==> flow/design.v <==
module AFH_map_table(
A,
O
);
input [6:0] A;
output [6:0] O;
assign O = ~A;
endmodule
module div(
clk, rstz,
div_en_p,
dividend,
divisor,
result_o
);
input clk, rstz;
input div_en_p;
input [24:0] dividend;
input [6:0] divisor;
output [49:0] result_o;
parameter IDLE=2'h0, DIVON=2'h1, DIVEnd=2'h2;
reg [1:0] cs, ns;
wire [25:0] div_temp;
reg [50:0] op_dividend;
reg [4:0] divcnt;
always @(posedge clk or negedge rstz)
begin
  if (!rstz)
    begin
      op_dividend <= 0;
      divcnt <=0;
    end  
  else if (div_en_p && (cs==IDLE))
    begin
      op_dividend <= {25'b0,dividend[24:0],1'b0};
      divcnt <=0;
    end  
  else if (cs==DIVON)
    begin
      op_dividend <= div_temp[25] ? {op_dividend[49:0],1'b0} : {div_temp[24:0],op_dividend[24:0],1'b1};
      divcnt <= divcnt + 1'b1;
    end  
end
reg [49:0] result_o;
always @(posedge clk or negedge rstz)
begin
  if (!rstz)
    result_o <= 0;
  else if (cs==DIVEnd)
    result_o <= {op_dividend[50:26],op_dividend[24:0]};   
end
assign div_temp = {1'b0, op_dividend[49:25]} - {1'b0, divisor};
always @(posedge clk or negedge rstz)
begin
  if (!rstz)
    cs <= 0;
  else 
    cs <= ns;
end
always @*
begin
  ns = cs;
  case(cs)
    IDLE:
      begin
        if (div_en_p) ns = DIVON;
      end
    DIVON:
      begin
        if (divcnt==5'd24) ns = DIVEnd;
      end  
    DIVEnd:
      ns = IDLE;  
  endcase
end
endmodule
module hopkernal(
rstz,
X, A, C,
B,
D,
E, F, Fprime,
Y1,
Y2,
regi_AFH_channel_map,
regi_AFH_N,
fk
);
input rstz;
input [4:0] X, C;
input [4:0] A;
input [3:0] B;
input [8:0] D;
input [6:0] E, F, Fprime;
input Y1;
input [5:0] Y2;
input [79:0] regi_AFH_channel_map;
input [6:0] regi_AFH_N;
output [6:0] fk;
wire [4:0] Zprime = X + A;
wire [4:0] Z;
assign Z[0] = B[0] ^ Zprime[0];
assign Z[1] = B[1] ^ Zprime[1];
assign Z[2] = B[2] ^ Zprime[2];
assign Z[3] = B[3] ^ Zprime[3];
assign Z[4] =  Zprime[4];
wire [4:0] stage1_z, stage2_z, stage3_z, stage4_z, stage5_z, stage6_z, stage7_z;
wire [13:0] P = {C[4:0] ^ {5{Y1}}, D[8:0]};
assign stage1_z[1] = P[13] ? Z[2] : Z[1];
assign stage1_z[2] = P[13] ? Z[1] : Z[2];
assign stage1_z[0] = P[12] ? Z[3] : Z[0];
assign stage1_z[3] = P[12] ? Z[0] : Z[3];
assign stage1_z[4] = Z[4];
assign stage2_z[1] = P[11] ? stage1_z[3] : stage1_z[1];
assign stage2_z[3] = P[11] ? stage1_z[1] : stage1_z[3];
assign stage2_z[2] = P[10] ? stage1_z[4] : stage1_z[2];
assign stage2_z[4] = P[10] ? stage1_z[2] : stage1_z[4];
assign stage2_z[0] = stage1_z[0];
assign stage3_z[0] = P[9] ? stage2_z[3] : stage2_z[0];
assign stage3_z[3] = P[9] ? stage2_z[0] : stage2_z[3];
assign stage3_z[1] = P[8] ? stage2_z[4] : stage2_z[1];
assign stage3_z[4] = P[8] ? stage2_z[1] : stage2_z[4];
assign stage3_z[2] = stage2_z[2];
assign stage4_z[3] = P[7] ? stage3_z[4] : stage3_z[3];
assign stage4_z[4] = P[7] ? stage3_z[3] : stage3_z[4];
assign stage4_z[0] = P[6] ? stage3_z[2] : stage3_z[0];
assign stage4_z[2] = P[6] ? stage3_z[0] : stage3_z[2];
assign stage4_z[1] = stage3_z[1];
assign stage5_z[1] = P[5] ? stage4_z[3] : stage4_z[1];
assign stage5_z[3] = P[5] ? stage4_z[1] : stage4_z[3];
assign stage5_z[0] = P[4] ? stage4_z[4] : stage4_z[0];
assign stage5_z[4] = P[4] ? stage4_z[0] : stage4_z[4];
assign stage5_z[2] = stage4_z[2];
assign stage6_z[3] = P[3] ? stage5_z[4] : stage5_z[3];
assign stage6_z[4] = P[3] ? stage5_z[3] : stage5_z[4];
assign stage6_z[1] = P[2] ? stage5_z[2] : stage5_z[1];
assign stage6_z[2] = P[2] ? stage5_z[1] : stage5_z[2];
assign stage6_z[0] = stage5_z[0];
assign stage7_z[2] = P[1] ? stage6_z[3] : stage6_z[2];
assign stage7_z[3] = P[1] ? stage6_z[2] : stage6_z[3];
assign stage7_z[0] = P[0] ? stage6_z[1] : stage6_z[0];
assign stage7_z[1] = P[0] ? stage6_z[0] : stage6_z[1];
assign stage7_z[4] = stage6_z[4];
wire [6:0] em79 = E[6:0] > 7'd78 ? E[6:0]-7'd79 : E[6:0];
wire [7:0] tmp1 = em79 + F[6:0];  
wire [7:0] tmp1m79 = tmp1[7:0] > 8'd78 ? tmp1[7:0]-8'd79 : tmp1[7:0];   
wire [7:0] tmp2 = tmp1m79[6:0] + stage7_z[4:0] + Y2;                    
wire [6:0] adder2m79 = tmp2 > 7'd78 ? tmp2-7'd79 : tmp2[6:0];
wire rfchused = regi_AFH_channel_map[adder2m79[6:0]];
wire [6:0] emN = {2'b0,E[6:0]} >= {regi_AFH_N,2'b0}                 ? {2'b0,E[6:0]} - {regi_AFH_N,2'b0} :
                 {2'b0,E[6:0]} >= ({regi_AFH_N,1'b0}+regi_AFH_N) ? {2'b0,E[6:0]} - ({regi_AFH_N,1'b0}+regi_AFH_N) :
                 {1'b0,E[6:0]} >= {regi_AFH_N,1'b0}                 ? {1'b0,E[6:0]} - {regi_AFH_N,1'b0} :
                 E[6:0] >= regi_AFH_N                              ? E[6:0]-regi_AFH_N : E[6:0];
wire [7:0] tmp1N = emN + Fprime[6:0];  
wire [7:0] tmp1mN = tmp1N[7:0] >= regi_AFH_N ? tmp1N[7:0]-regi_AFH_N : tmp1N[7:0];   
wire [4:0] a7zmN = {2'b0,stage7_z[4:0]} >= regi_AFH_N ? {2'b0,stage7_z[4:0]} - regi_AFH_N : stage7_z[4:0];  
wire [7:0] tmp2N = tmp1mN[6:0] + a7zmN + Y2;                                      
wire [6:0] adder2mN = tmp2N >= regi_AFH_N ? tmp2N-regi_AFH_N : tmp2N[6:0];
wire [6:0] kprimem = adder2mN;
wire [6:0] fkprime, basicfk;
AFH_map_table AFH_map_table_u(
.A(kprimem),
.O(fkprime)
);
assign basicfk = (adder2m79<=7'd39) ? {adder2m79[5:0], 1'b0} : {(adder2m79-7'd40), 1'b1};
assign fk = rfchused ? basicfk : fkprime;
endmodule
module hopctrlwd(
clk_6M, rstz, p_033us,
mpr_Y,
counter_clkN1, counter_clkE1,
psrxfhs_succ_p,
psrxfhs,
pstxid,
m_tslot_p, ms_tslot_p,
ps_N_incr_p,
pageAB_2Npage_count, 
Atrain,
regi_interlace_offset, regi_page_k_nudge,
regi_AFH_mode,
regi_AFH_N,
ps, gips, is, giis, page, inquiry, mpr, spr, ir, conns,
prs_clock_frozen, prm_clock_frozen,
CLK, CLKE, CLKN, BD_ADDR,
counter_isFHS,
Xprm, Xir, Xprs,
X,
Y1,
Y2,
A,
B,
C,
D,
E, F, Fprime
);
input clk_6M, rstz, p_033us;
input mpr_Y;
input [5:0] counter_clkN1;
input [5:0] counter_clkE1;
input psrxfhs_succ_p;
input psrxfhs;
input pstxid;
input m_tslot_p, ms_tslot_p;
input ps_N_incr_p;
input [3:0] pageAB_2Npage_count;
input Atrain;
input [4:0] regi_interlace_offset, regi_page_k_nudge;
input regi_AFH_mode;
input [6:0] regi_AFH_N;
input ps, gips, is, giis, page, inquiry, mpr, spr, ir, conns;
input prs_clock_frozen, prm_clock_frozen;
input [27:0] CLK, CLKE, CLKN, BD_ADDR;
input [4:0] counter_isFHS;
output [4:0] Xprm, Xir, Xprs;
output [4:0] X;
output Y1;
output [5:0] Y2;
output [4:0] A;
output [3:0] B;
output [4:0] C;
output [8:0] D;
output [6:0] E, F, Fprime;
wire [1:0] k_nudge;
wire [4:0] k_offset;
reg [27:0] CLKN_frozen, CLKE_frozen;
reg [4:0] k_offset_frozen;
reg [4:0] k_nudge_frozen;
always @(posedge clk_6M or negedge rstz)
begin
  if (!rstz)
    begin
     CLKN_frozen <= 0;
    end 
  else if (!prs_clock_frozen)
    begin
     CLKN_frozen <= CLKN;
    end 
end
always @(posedge clk_6M or negedge rstz)
begin
  if (!rstz)
    begin
     CLKE_frozen <= 0;
     k_offset_frozen <= 0;
     k_nudge_frozen <= 0;
    end 
  else if (!prm_clock_frozen)
    begin
     CLKE_frozen <= CLKE;
     k_offset_frozen <= k_offset;
     k_nudge_frozen <= k_nudge;
    end 
end
assign k_nudge = regi_page_k_nudge;  
assign k_offset = Atrain ? 5'd24 : 5'd8;
wire [3:0] xpt = {CLKE[4:2],CLKE[0]} - CLKE[16:12];    
wire [4:0] Xp = CLKE[16:12] + k_offset + k_nudge + xpt ;   
wire [4:0] Xprs = CLKN_frozen[16:12] + counter_clkN1[5:1];
wire [3:0] xprmt = {CLKE_frozen[4:2],CLKE_frozen[0]} - CLKE_frozen[16:12];
wire [4:0] Xprm = CLKE_frozen[16:12] + k_offset_frozen + k_nudge_frozen + xprmt + counter_clkE1[5:1];
wire [3:0] xit = {CLKN[4:2],CLKN[0]} - CLKN[16:12];
wire [4:0] Xi = CLKN[16:12] + k_offset + k_nudge + xit ;
wire [4:0] Xir = CLKN[16:12] + counter_isFHS ;
assign X = ({5{ps}}      & CLKN[16:12]) |     
           ({5{gips}}    & (CLKN[16:12]+regi_interlace_offset)) |   
           ({5{is}}      & Xir[4:0]) |        
           ({5{giis}}    & (Xir[4:0]+regi_interlace_offset)) |      
           ({5{page}}    & Xp[4:0]) |
           ({5{inquiry}} & Xi[4:0]) |
           ({5{mpr}}     & Xprm[4:0]) |    
           ({5{spr}}     & Xprs[4:0]) |    
           ({5{ir}}      & Xir[4:0]) |     
           ({5{conns}}   & CLK[6:2]);      
wire spr_Y = pstxid | (psrxfhs ? 1'b0 : counter_clkN1[0]);
assign Y1 =({1{page}}    & CLKE[1]) |
           ({1{inquiry}} & CLKN[1]) |
           ({1{mpr}}     & mpr_Y  ) |   
           ({1{spr}}     & spr_Y  ) |   
           ({1{ir}}      & 1'b1) |     
           ({1{conns}}   & (CLK[1]&(!regi_AFH_mode)) );      
assign Y2 =({6{page}}    & {CLKE[1],5'b0}) |
           ({6{inquiry}} & {CLKN[1],5'b0}) |
           ({6{mpr}}     & {mpr_Y  ,5'b0}) |   
           ({6{spr}}     & {spr_Y  ,5'b0}) |   
           ({6{ir}}      & {1'b1   ,5'b0}) |     
           ({6{conns}}   & {(CLK[1]&(!regi_AFH_mode)) ,5'b0});      
assign A = ({5{ps}}      & BD_ADDR[27:23]) |     
           ({5{gips}}    & BD_ADDR[27:23]) |   
           ({5{is}}      & BD_ADDR[27:23]) |        
           ({5{giis}}    & BD_ADDR[27:23]) |      
           ({5{page}}    & BD_ADDR[27:23]) |
           ({5{inquiry}} & BD_ADDR[27:23]) |
           ({5{mpr}}     & BD_ADDR[27:23]) |    
           ({5{spr}}     & BD_ADDR[27:23]) |    
           ({5{ir}}      & BD_ADDR[27:23]) |     
           ({5{conns}}   & BD_ADDR[27:23] ^ CLK[25:21]);      
assign B = BD_ADDR[22:19];
assign C = ({5{ps}}      & {BD_ADDR[8],BD_ADDR[6],BD_ADDR[4],BD_ADDR[2],BD_ADDR[0]}) |     
           ({5{gips}}    & {BD_ADDR[8],BD_ADDR[6],BD_ADDR[4],BD_ADDR[2],BD_ADDR[0]}) |   
           ({5{is}}      & {BD_ADDR[8],BD_ADDR[6],BD_ADDR[4],BD_ADDR[2],BD_ADDR[0]}) |        
           ({5{giis}}    & {BD_ADDR[8],BD_ADDR[6],BD_ADDR[4],BD_ADDR[2],BD_ADDR[0]}) |      
           ({5{page}}    & {BD_ADDR[8],BD_ADDR[6],BD_ADDR[4],BD_ADDR[2],BD_ADDR[0]}) |
           ({5{inquiry}} & {BD_ADDR[8],BD_ADDR[6],BD_ADDR[4],BD_ADDR[2],BD_ADDR[0]}) |
           ({5{mpr}}     & {BD_ADDR[8],BD_ADDR[6],BD_ADDR[4],BD_ADDR[2],BD_ADDR[0]}) |    
           ({5{spr}}     & {BD_ADDR[8],BD_ADDR[6],BD_ADDR[4],BD_ADDR[2],BD_ADDR[0]}) |    
           ({5{ir}}      & {BD_ADDR[8],BD_ADDR[6],BD_ADDR[4],BD_ADDR[2],BD_ADDR[0]}) |     
           ({5{conns}}   & {BD_ADDR[8],BD_ADDR[6],BD_ADDR[4],BD_ADDR[2],BD_ADDR[0]} ^ CLK[20:16]);      
assign D = ({9{ps}}      & BD_ADDR[18:10]) |     
           ({9{gips}}    & BD_ADDR[18:10]) |   
           ({9{is}}      & BD_ADDR[18:10]) |        
           ({9{giis}}    & BD_ADDR[18:10]) |      
           ({9{page}}    & BD_ADDR[18:10]) |
           ({9{inquiry}} & BD_ADDR[18:10]) |
           ({9{mpr}}     & BD_ADDR[18:10]) |    
           ({9{spr}}     & BD_ADDR[18:10]) |    
           ({9{ir}}      & BD_ADDR[18:10]) |     
           ({9{conns}}   & (BD_ADDR[18:10] ^ CLK[15:7]));      
assign E = {BD_ADDR[13],BD_ADDR[11],BD_ADDR[9],BD_ADDR[7],BD_ADDR[5],BD_ADDR[3],BD_ADDR[1]};           
reg div_en_p;
always @(posedge clk_6M or negedge rstz)
begin
  if (!rstz)
     div_en_p <= 0;
  else 
     div_en_p <= (CLK[6:0]==7'hff) & ms_tslot_p;
end
wire divffclk = clk_6M;
wire [24:0] Ft, nc1;
div mod79_F(
.clk      (divffclk                   ),
.rstz     (rstz                       ),
.div_en_p (div_en_p                   ),
.dividend ({CLK[27:7],4'b0}           ),
.divisor  (7'd79                      ),
.result_o ({Ft[24:0],nc1[24:0]}       )
);
assign F = ({7{conns}} & Ft[6:0]);
wire [24:0] Fprimet, nc2;
div mod79_Fprime(
.clk      (divffclk                   ),
.rstz     (rstz                       ),
.div_en_p (div_en_p                   ),
.dividend ({CLK[27:7],4'b0}           ),
.divisor  (regi_AFH_N                 ),
.result_o ({Fprimet[24:0],nc2[24:0]}  )
);
assign Fprime = ({7{conns}} & Fprimet[6:0]);
endmodule
module fkctrl(
clk_6M, rstz,
regi_isMaster,
ir,
psrxfhs_succ_p,
fk_page,
page,
ps_pagerespTO,
scancase,
m_half_tslot_p,
mpr,
m_tslot_p,
connsnewslave, connsnewmaster,
CLKN, CLKE, CLK,
txbit_period, rxbit_period,
fkset_p,   
ps, pstxid, psrxfhs, psackfhs, pagetxfhs, pagetmp, pagerxackfhs ,
corre_threshold,
counter_clkN1,
counter_clkE1,
fk_pstxid,
fk_psrxfhs,
fk_psackfhs,
fk_connsnewslave, fk_connsnewmaster,
fk_pagetxfhs,
fk_pagerxackfhs,
fk_spr, fk_mpr,
fk_chg_p, fk_chg_p_ff
);
input clk_6M, rstz;
input regi_isMaster;
input ir;
input psrxfhs_succ_p;
input fk_page;
input page;
input ps_pagerespTO;
input scancase;
input m_half_tslot_p;
input mpr;
input m_tslot_p;
input connsnewslave, connsnewmaster;
input [27:0] CLKN, CLKE, CLK;
input txbit_period, rxbit_period;
input fkset_p;   
input ps, pstxid, psrxfhs, psackfhs, pagetxfhs, pagetmp, pagerxackfhs ;
input corre_threshold;
output [5:0] counter_clkN1;
output [5:0] counter_clkE1;
output fk_pstxid;
output fk_psrxfhs;
output fk_psackfhs;
output fk_connsnewslave, fk_connsnewmaster;
output fk_pagetxfhs;
output fk_pagerxackfhs;
output fk_spr, fk_mpr;
output fk_chg_p, fk_chg_p_ff;
assign fk_spr = fk_pstxid | fk_psrxfhs | fk_psackfhs;
assign fk_mpr = fk_pagetxfhs | fk_pagerxackfhs;
wire ir_fkset_p = regi_isMaster ? fkset_p & !ir : fkset_p;
wire fk_chg_p = ((!(txbit_period | rxbit_period)) & ir_fkset_p);  
wire psrxfhs_fk_chg_p = fk_psrxfhs & fkset_p;
wire scancase_fk_chg_p = (scancase) & fkset_p;
reg fk_chg_p_ff;
always @(posedge clk_6M or negedge rstz)
begin
  if (!rstz)
     fk_chg_p_ff <= 0;
  else 
     fk_chg_p_ff <= fk_chg_p | scancase_fk_chg_p | psrxfhs_fk_chg_p;
end
reg fk_pstxid;
always @(posedge clk_6M or negedge rstz)
begin
  if (!rstz)
     fk_pstxid <= 0;
  else if (ps & corre_threshold & fkset_p)   
     fk_pstxid <= 1'b1;
  else if (pstxid & fk_chg_p)
     fk_pstxid <= 1'b0;
end
reg fk_psrxfhs;
always @(posedge clk_6M or negedge rstz)
begin
  if (!rstz)
     fk_psrxfhs <= 0;
  else if (pstxid & fk_chg_p)
     fk_psrxfhs <= 1'b1;
  else if ((psrxfhs & corre_threshold & fk_chg_p) | ps_pagerespTO)
     fk_psrxfhs <= 1'b0;
end
reg fk_psackfhs;
always @(posedge clk_6M or negedge rstz)
begin
  if (!rstz)
     fk_psackfhs <= 0;
  else if (psrxfhs & corre_threshold & fk_chg_p)
     fk_psackfhs <= 1'b1;
  else if (psackfhs & fk_chg_p & CLKN[0])
     fk_psackfhs <= 1'b0;
end
reg fk_connsnewslave;
always @(posedge clk_6M or negedge rstz)
begin
  if (!rstz)
     fk_connsnewslave <= 0;
  else if (psackfhs & fk_chg_p & CLKN[0])
     fk_connsnewslave <= 1'b1;
  else if (connsnewslave & fk_chg_p & CLK[0])   
     fk_connsnewslave <= 1'b0;
end
reg fk_pagetxfhs;
always @(posedge clk_6M or negedge rstz)
begin
  if (!rstz)
     fk_pagetxfhs <= 0;
  else if ( (pagetmp & fk_chg_p) | (pagerxackfhs & !corre_threshold & fk_chg_p) )
     fk_pagetxfhs <= 1'b1;
  else if ((pagetxfhs & fk_chg_p) | fk_page)
     fk_pagetxfhs <= 1'b0;
end
reg fk_pagerxackfhs;
always @(posedge clk_6M or negedge rstz)
begin
  if (!rstz)
     fk_pagerxackfhs <= 0;
  else if (pagetxfhs & fk_chg_p)
     fk_pagerxackfhs <= 1'b1;
  else if (pagerxackfhs & fk_chg_p & CLKE[0])
     fk_pagerxackfhs <= 1'b0;
end
reg fk_connsnewmaster;
always @(posedge clk_6M or negedge rstz)
begin
  if (!rstz)
     fk_connsnewmaster <= 0;
  else if (pagerxackfhs & corre_threshold & m_half_tslot_p)   
     fk_connsnewmaster <= 1'b1;
  else if ((connsnewmaster & fk_chg_p & CLK[0]) | page )  
     fk_connsnewmaster <= 1'b0;
end
wire ps_N_incr_p = (pstxid & fk_chg_p) | ((psrxfhs|psackfhs) & fkset_p & CLKN[0]);
reg [5:0] counter_clkN1;
always @(posedge clk_6M or negedge rstz)
begin
  if (!rstz)
    begin
     counter_clkN1 <= 0;
    end 
  else if (ps & corre_threshold & fkset_p)   
    begin
     counter_clkN1 <= 6'h1;
    end 
  else if (psrxfhs_succ_p)
     counter_clkN1 <= {counter_clkN1[5:1],1'b0};
  else if (ps_N_incr_p)
    begin
     counter_clkN1 <= counter_clkN1+1'b1;
    end 
end
wire page_N_incr_p = fk_chg_p & CLKE[0] & (pagetxfhs | pagerxackfhs);
reg [5:0] counter_clkE1;
always @(posedge clk_6M or negedge rstz)
begin
  if (!rstz)
    begin
     counter_clkE1 <= 0;
    end 
  else if (!fk_mpr)   
    begin
     counter_clkE1 <= 6'd0;
    end 
  else if (page_N_incr_p)  
    begin
     counter_clkE1 <= counter_clkE1+1'b1;
    end 
end
endmodule
module hopselection(
clk_6M, rstz, p_033us,
regi_isMaster,
ps_pagerespTO,
fk_page,
scancase,
m_half_tslot_p,
connsnewslave, connsnewmaster,
txbit_period, rxbit_period,
fkset_p,   
psackfhs, pagetxfhs, pagetmp, pagerxackfhs ,
corre_threshold,
psrxfhs_succ_p,
psrxfhs,
pstxid,
m_tslot_p, ms_tslot_p,
ps_N_incr_p,
pageAB_2Npage_count, 
Atrain,
regi_interlace_offset, regi_page_k_nudge,
regi_AFH_mode,
regi_AFH_N, regi_AFH_channel_map,
ps, gips, is, giis, page, inquiry, mpr, spr, ir, conns,
prs_clock_frozen, prm_clock_frozen,
CLK, CLKE, CLKN, BD_ADDR,
counter_isFHS,
fk,
fk_chg_p, fk_chg_p_ff,
fk_pstxid
);
input clk_6M, rstz, p_033us;
input regi_isMaster;
input ps_pagerespTO;
input fk_page;
input scancase;
input m_half_tslot_p;
input connsnewslave, connsnewmaster;
input txbit_period, rxbit_period;
input fkset_p;   
input psackfhs, pagetxfhs, pagetmp, pagerxackfhs ;
input corre_threshold;
wire [5:0] counter_clkN1;
wire [5:0] counter_clkE1;
input psrxfhs_succ_p;
input psrxfhs;
input pstxid;
input m_tslot_p, ms_tslot_p;
input ps_N_incr_p;
input [3:0] pageAB_2Npage_count;
input Atrain;
input [4:0] regi_interlace_offset, regi_page_k_nudge;
input regi_AFH_mode;
input [6:0] regi_AFH_N;
input [79:0] regi_AFH_channel_map;
input ps, gips, is, giis, page, inquiry, mpr, spr, ir, conns;
input prs_clock_frozen, prm_clock_frozen;
input [27:0] CLK, CLKE, CLKN, BD_ADDR;
input [4:0] counter_isFHS;
output [6:0] fk;
output fk_chg_p, fk_chg_p_ff;
output fk_pstxid;
wire [4:0] Xprm, Xir, Xprs;
wire [4:0] X;
wire Y1;
wire [5:0] Y2;
wire [4:0] A;
wire [3:0] B;
wire [4:0] C;
wire [8:0] D;
wire [6:0] E, F, Fprime;
wire fk_connsnewslave, fk_connsnewmaster;
wire fk_conns = conns | fk_connsnewslave | fk_connsnewmaster;
wire [27:0] fk_CLK = fk_conns ? CLK + 1'b1 : CLK;
wire [27:0] fk_CLKE = CLKE + 1'b1;
wire [27:0] fk_CLKN = CLKN + 1'b1;
hopctrlwd hopctrlwd_u(
.clk_6M               (clk_6M               ), 
.rstz                 (rstz                 ), 
.p_033us              (p_033us              ),
.mpr_Y                (counter_clkE1[0]     ),
.counter_clkN1        (counter_clkN1        ),  
.counter_clkE1        (counter_clkE1        ),       
.psrxfhs_succ_p       (psrxfhs_succ_p       ),
.psrxfhs              (fk_psrxfhs              ),
.pstxid               (fk_pstxid               ),
.m_tslot_p            (m_tslot_p            ),
.ms_tslot_p           (ms_tslot_p           ),
.ps_N_incr_p          (ps_N_incr_p          ),
.pageAB_2Npage_count  (pageAB_2Npage_count  ), 
.Atrain               (Atrain               ),
.regi_interlace_offset(regi_interlace_offset),
.regi_page_k_nudge    (regi_page_k_nudge    ),
.regi_AFH_mode        (regi_AFH_mode        ),
.regi_AFH_N           (regi_AFH_N           ),
.ps                   (ps                   ), 
.gips                 (gips                 ), 
.is                   (is                   ), 
.giis                 (giis                 ), 
.page                 (fk_page                 ), 
.inquiry              (inquiry              ), 
.mpr                  (fk_mpr                  ), 
.spr                  (fk_spr                  ), 
.ir                   (ir                   ), 
.conns                (fk_conns                ),
.prs_clock_frozen     (prs_clock_frozen     ), 
.prm_clock_frozen     (prm_clock_frozen     ),
.CLK                  (fk_CLK                  ), 
.CLKE                 (fk_CLKE                 ), 
.CLKN                 (fk_CLKN                 ), 
.BD_ADDR              (BD_ADDR          ),
.counter_isFHS        (counter_isFHS        ),
.Xprm                 (Xprm                 ), 
.Xir                  (Xir                  ),
.Xprs                 (Xprs                 ), 
.X                    (X                    ),
.Y1                   (Y1                   ),
.Y2                   (Y2                   ),
.A                    (A                    ),
.B                    (B                    ),
.C                    (C                    ),
.D                    (D                    ),
.E                    (E                    ), 
.F                    (F                    ), 
.Fprime               (Fprime               )
);
hopkernal hopkernal_u(
.rstz                (rstz                ),
.X                   (X                   ), 
.A                   (A                   ), 
.C                   (C                   ),
.B                   (B                   ),
.D                   (D                   ),
.E                   (E                   ), 
.F                   (F                   ),
.Fprime              (Fprime              ),
.Y1                  (Y1                  ),
.Y2                  (Y2                  ),
.regi_AFH_channel_map(regi_AFH_channel_map),
.regi_AFH_N          (regi_AFH_N          ),
.fk                  (fk                  )
);
fkctrl fkctrl_u(
.clk_6M         (clk_6M         ), 
.rstz           (rstz           ),
.regi_isMaster  (regi_isMaster  ),
.ir             (ir             ),
.psrxfhs_succ_p (psrxfhs_succ_p ),
.fk_page        (fk_page        ),
.page           (page           ),
.ps_pagerespTO  (ps_pagerespTO  ),
.scancase       (scancase       ),
.m_half_tslot_p (m_half_tslot_p ),
.mpr            (mpr            ),
.m_tslot_p      (m_tslot_p      ),
.connsnewslave  (connsnewslave  ),
.connsnewmaster (connsnewmaster ),
.CLKN           (CLKN           ),
.CLKE           (CLKE           ),
.CLK            (CLK            ),
.txbit_period   (txbit_period   ), 
.rxbit_period   (rxbit_period   ),
.fkset_p        (fkset_p        ),   
.ps             (ps             ), 
.pstxid         (pstxid         ), 
.psrxfhs        (psrxfhs        ), 
.psackfhs       (psackfhs       ), 
.pagetxfhs      (pagetxfhs      ), 
.pagetmp        (pagetmp        ), 
.pagerxackfhs   (pagerxackfhs   ),
.corre_threshold(corre_threshold),
.counter_clkN1   (counter_clkN1   ),
.counter_clkE1   (counter_clkE1   ),
.fk_pstxid       (fk_pstxid       ),
.fk_psrxfhs      (fk_psrxfhs      ),
.fk_psackfhs     (fk_psackfhs     ),
.fk_connsnewslave(fk_connsnewslave),
.fk_connsnewmaster(fk_connsnewmaster),
.fk_pagetxfhs    (fk_pagetxfhs    ),
.fk_pagerxackfhs (fk_pagerxackfhs ),
.fk_spr          (fk_spr          ),
.fk_mpr          (fk_mpr          ),
.fk_chg_p        (fk_chg_p        ),
.fk_chg_p_ff     (fk_chg_p_ff     )
);
endmodule
# Reports on hopselection

Tool output for the design above, in the order of the flow.
Lines are those of the file above, counted from 1.
Operators: Yosys type, input widths -> output width; for muxes data width and select width s.
Library cell names are shortened.
The mark -- stands for no value.

Top module: hopselection
Clock port: clk_6M
Cell library: sky130hd
Timing corner: tt_025C_1v80

# Word-level counts

Yosys after proc, flatten, opt, wreduce and memory -nomap, before mapping. Memory bits, and registers merged into a memory's read port (data or address), are not among the register bits. Print and check cells are not counted. Equal cells are merged and count once.

Bits in registers: 240
Bits in latches: 0
Bits in writable memories: 0
Memory bits (read-only): 0
Clocked read ports x word width: 0
Memories kept: 0
Input port bits: 256
Output and inout port bits: 10
Elaborated cells: 348

$add $sub $neg: 45
$mul: 0
Div/mod/pow operators: 0
Magnitude comparators: 11
Eq/ne operators: 13
Shifts and indexed selects: 1
Mux-type cells: 78
Bitwise gates (word level): 152
Reduce/logical cells: 24

Operators with widths:

| operator              | number |
| $mux 50               | 6 |
| $and 5x5->5           | 30 |
| $or 5x5->5            | 27 |
| $and 9x9->9           | 10 |
| $or 9x9->9            | 9 |
| $shiftx 80x7->1       | 1 |
| $mux 7                | 11 |
| $add 5x5->5           | 9 |
| $mux 1                | 44 |
| $sub 7x7->7           | 6 |
| $and 1x1->1           | 34 |
| $add 17x1->17 const B | 2 |
| $and 6x6->6           | 5 |
| $or 6x6->6            | 5 |
| $mux 6                | 5 |
| $mux 5                | 6 |
| $add 28x1->28 const B | 1 |
| $mux 28               | 1 |
| $sub 25x7->26         | 1 |
| $sub 25x7->26 const B | 1 |
| $or 1x1->1            | 21 |
| $sub 7x7->7 const B   | 3 |
| $reduce_bool 2->1     | 10 |
| $ge 7x9->1            | 2 |
| $add 7x5->8           | 2 |
| $add 7x7->8           | 2 |
| $add 8x6->8           | 2 |
| $ge 8x7->1            | 2 |

Other operator kinds: 33; their cells: 66.

# Logic depth

Yosys ltp: most cells in a row. Word level: on the elaborated netlist, between registers, memories and ports. Mapped: between sequential cells and ports; inverters and the memories' decode and read muxes count.

Depth in word-level cells: 29
ABC_AREA: 0
Gate-level depth with buffers: 55
Depth with buffers taken out: 54

# After synthesis

Source: synth_stat.txt of the flow (Yosys; design flattened, memories mapped). It holds for the ABC_AREA given above (unset counts as 0); a run with the other value may have another netlist.
Totals and module areas in this step are rounded.

Cell count: 1974
Synthesis area: 17600 um^2
Area of sequential cells: 4230 um^2
Mapped flip-flops: 169
Buffer cells: 82

Cells by type:

| cell type | number | total area (um^2) |
| dfrtp_1   | 167    | 4.18E+03 |
| ha_1      | 143    | 1.79E+03 |
| xnor2_1   | 127    | 1.11E+03 |
| mux2i_1   | 95     | 950.912 |
| mux4_2    | 38     | 855.821 |
| xor2_1    | 77     | 674.397 |
| fa_1      | 31     | 620.595 |
| nor2_1    | 156    | 585.562 |
| nand2_1   | 143    | 536.765 |
| a21oi_1   | 103    | 515.494 |
| mux2_2    | 45     | 506.736 |
| a211oi_1  | 65     | 487.968 |
| o21ai_0   | 96     | 480.461 |
| inv_1     | 118    | 442.925 |
| a21o_1    | 56     | 420.403 |
| nand3_1   | 51     | 255.245 |
| clkbuf_1  | 67     | 251.491 |
| nor3_1    | 45     | 225.216 |

Not listed: further types 76, cells in them 351.
The figures by module come from a second, unflattened synthesis with its own total; it is not the netlist above.

Cell total of the unflattened synthesis: 2385
Area (unflattened synthesis): 22500 um^2

Each row is one instance without its submodules.

Modules:

| module        | instances | cells | area (um^2) | sequential area (um^2) |
| div           | 2         | 476   | 5300        | 2730 |
| hopkernal     | 1         | 730   | 6140        | 0.0 |
| hopctrlwd     | 1         | 361   | 3120        | 475 |
| hopselection  | 1         | 233   | 1590        | 0.0 |
| fkctrl        | 1         | 102   | 1020        | 500 |
| AFH_map_table | 1         | 7     | 26.3        | 0.0 |

# Worst setup path after synthesis

Path of least setup slack by OpenSTA after synthesis, without wires, with an ideal clock, recovery checks aside; 20% of the period is set as input and as output delay. Where synthesis merged equal registers, the netlist keeps one of their names.

Kind: input to output
Start: in CLKN[6]
End: out fk[4]
Clock period: 25.0 ns
External input delay: 5.000 ns
External output delay: 5.000 ns
Time at the first pin: 5.000 ns
Data arrival time: 15.304 ns
Required time: 20.000 ns
Path slack: 4.696 ns
Path delay: 10.304 ns
Stages on the path: 43
Path buffers: 3
Synthesis period reached: 20.304 ns

"path delay" is the arrival time less input delay plus setup time.
At an output port there is no setup time.
"stages on the path": output pins that drive a net of the path, with the launching flip-flop's if there is one; two outputs of one cell count as two.
"synthesis period reached" = period - worst setup slack (recovery checks aside). The figure is calculated, with input and output delays left at 20% of the set period.
Between the ends stands the longest chain of elaborated cells between them, by number of cells; it is not shown to be the way that was timed. Of several equally long chains one is given.
Each line given opens the expression or statement behind the cell; cells for indexed reads and writes are added by Yosys, which also makes memories of some case tables.

Cells stage by stage: nand4_1 -> or3_1 -> nor2_1 -> xor2_1 -> fa_1 -> inv_1 -> fa_1 -> ha_1 -> fa_1 -> xor2_1 -> a222oi_1 -> nand3_1 -> a211o_1 -> ha_1 -> a21o_1 -> inv_1 -> or4_1 -> o311ai_1 -> [7 not listed] -> inv_1 -> ha_1 -> clkbuf_1 -> buf_1 -> clkbuf_1 -> inv_1 -> ha_1 -> nor2_1 -> nand3_1 -> a21oi_1 -> nor3_2 -> nor3b_4 -> xor2_2 -> mux4_2 -> o31ai_1 -> or4_4 -> a31oi_4 -> mux2_2
Length of the longest elaborated chain: 29
Elaborated cells on any way between the ends: 75
RTL lines with such cells: 52
Classes of those cells: add/sub (17); compare (4); shift (1); mux (33); logic (20)

RTL lines, path after synthesis:

| element                 | RTL line | source |
| start: declaration      | 582      | `input [27:0] CLK, CLKE, CLKN, BD_ADDR;` |
| $add 17x1->17           | 600      | `wire [27:0] fk_CLKN = CLKN + 1'b1;` |
| $add 5x5->5             | 265      | `({5{gips}}    & (CLKN[16:12]+regi_interlace_offset)) \|` |
| $and 5x5->5             | 265      |  |
| $or 5x5->5 (9 in a row) | 264      | `assign X = ({5{ps}}      & CLKN[16:12]) \|` |
| $add 5x5->5             | 100      | `wire [4:0] Zprime = X + A;` |
| $xor 1x1->1             | 105      | `assign Z[3] = B[3] ^ Zprime[3];` |
| $mux 1                  | 112      | `assign stage1_z[3] = P[12] ? Z[0] : Z[3];` |
| [7 not listed]          | --       |  |
| $mux 5                  | 156      | `wire [4:0] a7zmN = {2'b0,stage7_z[4:0]} >= regi_AFH_N ? {2'b0,stage7_z[4:0]} - regi_AFH_N : stage7_z[4:0];` |
| $add 7x5->8             | 157      | `wire [7:0] tmp2N = tmp1mN[6:0] + a7zmN + Y2;` |
| $add 8x6->8             | 157      |  |
| $sub 7x7->7             | 158      | `wire [6:0] adder2mN = tmp2N >= regi_AFH_N ? tmp2N-regi_AFH_N : tmp2N[6:0];` |
| $mux 7                  | 158      |  |
| $not 7->7               | 7        | `assign O = ~A;` |
| $mux 7                  | 166      | `assign fk = rfchused ? basicfk : fkprime;` |
| end: declaration        | 584      | `output [6:0] fk;` |

Nets of the timed path that keep an RTL name, with a line that drives or declares them; the list need not be complete.

Named nets, after synthesis:

| net         | RTL line |
| fk_CLKN[13] | 600 |

# Timing after layout

From the final timing report of run A: the path of least setup slack in the routed layout; clock arrival at registers is part of the times.

Kind: input to output
Start: in CLKN[7]
End: out fk[2]
Clock period: 39.9 ns
External input delay: 7.98 ns
External output delay: 7.98 ns
Time at the first pin: 7.98 ns
Data arrival time: 20.72 ns
Required time: 31.92 ns
Path slack: 11.20 ns
Stages on the path: 55
Path buffers: 3

Between the ends stands the longest chain of elaborated cells between them, by number of cells; it is not shown to be the way that was timed. Of several equally long chains one is given.

Cells stage by stage: clkdlybuf4s50_1 -> nand4_1 -> or3_1 -> nor2_1 -> xor2_1 -> inv_1 -> ha_1 -> a21o_1 -> a21oi_1 -> xor2_1 -> ha_1 -> inv_1 -> ha_1 -> xor2_1 -> a222oi_1 -> nand3_1 -> a211o_1 -> ha_1 -> [19 not listed] -> o41ai_1 -> buf_4 -> o31a_1 -> o21ai_0 -> ha_1 -> a21o_1 -> a21oi_1 -> o21bai_1 -> a21o_1 -> xor2_1 -> ha_1 -> nand4_1 -> nor2_1 -> a211oi_1 -> and2_1 -> mux2_2 -> mux2i_1 -> clkdlybuf4s50_1
Length of the longest elaborated chain: 29
Elaborated cells on any way between the ends: 75
RTL lines with such cells: 52
Classes of those cells: add/sub (17); compare (4); shift (1); mux (33); logic (20)

RTL lines, path post-layout:

| element                 | RTL line | source |
| start: declaration      | 582      | `input [27:0] CLK, CLKE, CLKN, BD_ADDR;` |
| $add 17x1->17           | 600      | `wire [27:0] fk_CLKN = CLKN + 1'b1;` |
| $add 5x5->5             | 265      | `({5{gips}}    & (CLKN[16:12]+regi_interlace_offset)) \|` |
| $and 5x5->5             | 265      |  |
| $or 5x5->5 (9 in a row) | 264      | `assign X = ({5{ps}}      & CLKN[16:12]) \|` |
| $add 5x5->5             | 100      | `wire [4:0] Zprime = X + A;` |
| $xor 1x1->1             | 105      | `assign Z[3] = B[3] ^ Zprime[3];` |
| $mux 1                  | 112      | `assign stage1_z[3] = P[12] ? Z[0] : Z[3];` |
| [7 not listed]          | --       |  |
| $mux 5                  | 156      | `wire [4:0] a7zmN = {2'b0,stage7_z[4:0]} >= regi_AFH_N ? {2'b0,stage7_z[4:0]} - regi_AFH_N : stage7_z[4:0];` |
| $add 7x5->8             | 157      | `wire [7:0] tmp2N = tmp1mN[6:0] + a7zmN + Y2;` |
| $add 8x6->8             | 157      |  |
| $sub 7x7->7             | 158      | `wire [6:0] adder2mN = tmp2N >= regi_AFH_N ? tmp2N-regi_AFH_N : tmp2N[6:0];` |
| $mux 7                  | 158      |  |
| $not 7->7               | 7        | `assign O = ~A;` |
| $mux 7                  | 166      | `assign fk = rfchused ? basicfk : fkprime;` |
| end: declaration        | 584      | `output [6:0] fk;` |

Nets of the timed path that keep an RTL name, with a line that drives or declares them; the list need not be complete.

Named nets, post-layout:

| net         | RTL line |
| fk_CLKN[13] | 600 |

Wiki page: hopselection / flow data

hopselection through Yosys and OpenROAD on sky130hd: 3 stored runs, unordered, with their settings and measured results. The constraints put input and output delay at 20% of the set period each and load the outputs with 0.01 pF.
"achieved period" means the clock period less the worst setup slack. The figure is calculated, with input and output delays left at 20% of the set period.
"critical path time" = time allowed to the worst setup path (clock period - input delay - output delay, where it has them) - its slack; a late launch clock adds to it, a late capture clock takes from it.
Values from the reports are rounded here.
Among the settings, n/a means not set for that run.
Among the results, n/a means that no value is shown for the run.

| name                               | run A           | run B | run C |
| CORE_UTILIZATION                   | 40              | 59    | 40    |
| PLACE_DENSITY                      | 0.6             | 0.6   | n/a   |
| period_ns                          | 39.9            | 25.0  | 16.6  |
| CAP_MARGIN                         | 20              | 35    | 0     |
| CORE_MARGIN                        | 2               | 2     | 4     |
| SLEW_MARGIN                        | 20              | 25    | 20    |
| ABC_AREA                           | n/a             | 0     | 1     |
| CELL_PAD_IN_SITES_DETAIL_PLACEMENT | n/a             | 1     | 2     |
| GPL_ROUTABILITY_DRIVEN             | n/a             | 1     | n/a   |
| MAX_ROUTING_LAYER                  | n/a             | met4  | met4  |
| MIN_ROUTING_LAYER                  | n/a             | met2  | n/a   |
| SETUP_SLACK_MARGIN                 | n/a             | 5.0   | 3.08  |
| TNS_END_PERCENT                    | n/a             | 100   | 85    |
| CELL_PAD_IN_SITES_GLOBAL_PLACEMENT | n/a             | n/a   | 0     |
| CTS_CLUSTER_DIAMETER               | n/a             | n/a   | 72    |
| CTS_CLUSTER_SIZE                   | n/a             | n/a   | 83    |
| HOLD_SLACK_MARGIN                  | n/a             | n/a   | 0.11  |
| PLACE_DENSITY_LB_ADDON             | n/a             | n/a   | 0.12  |
| achieved period (ns)               | 28.700          | n/a   | n/a   |
| setup slack of the worst path (ns) | 11.2            | n/a   | n/a   |
| full die area (um^2)               | 45700           | n/a   | n/a   |
| critical path time (ns)            | 12.74           | n/a   | n/a   |
| worst setup path type              | input to output | n/a   | n/a   |
| synthesis area (um^2)              | 17600           | n/a   | n/a   |
| final worst hold slack (ns)        | 0.480           | n/a   | n/a   |
| final utilization (%)              | 48.6            | n/a   | n/a   |

Run B: did not finish, clock tree synthesis stopped with DPL-0033
Run C: did not finish, clock tree synthesis stopped with DPL-0033
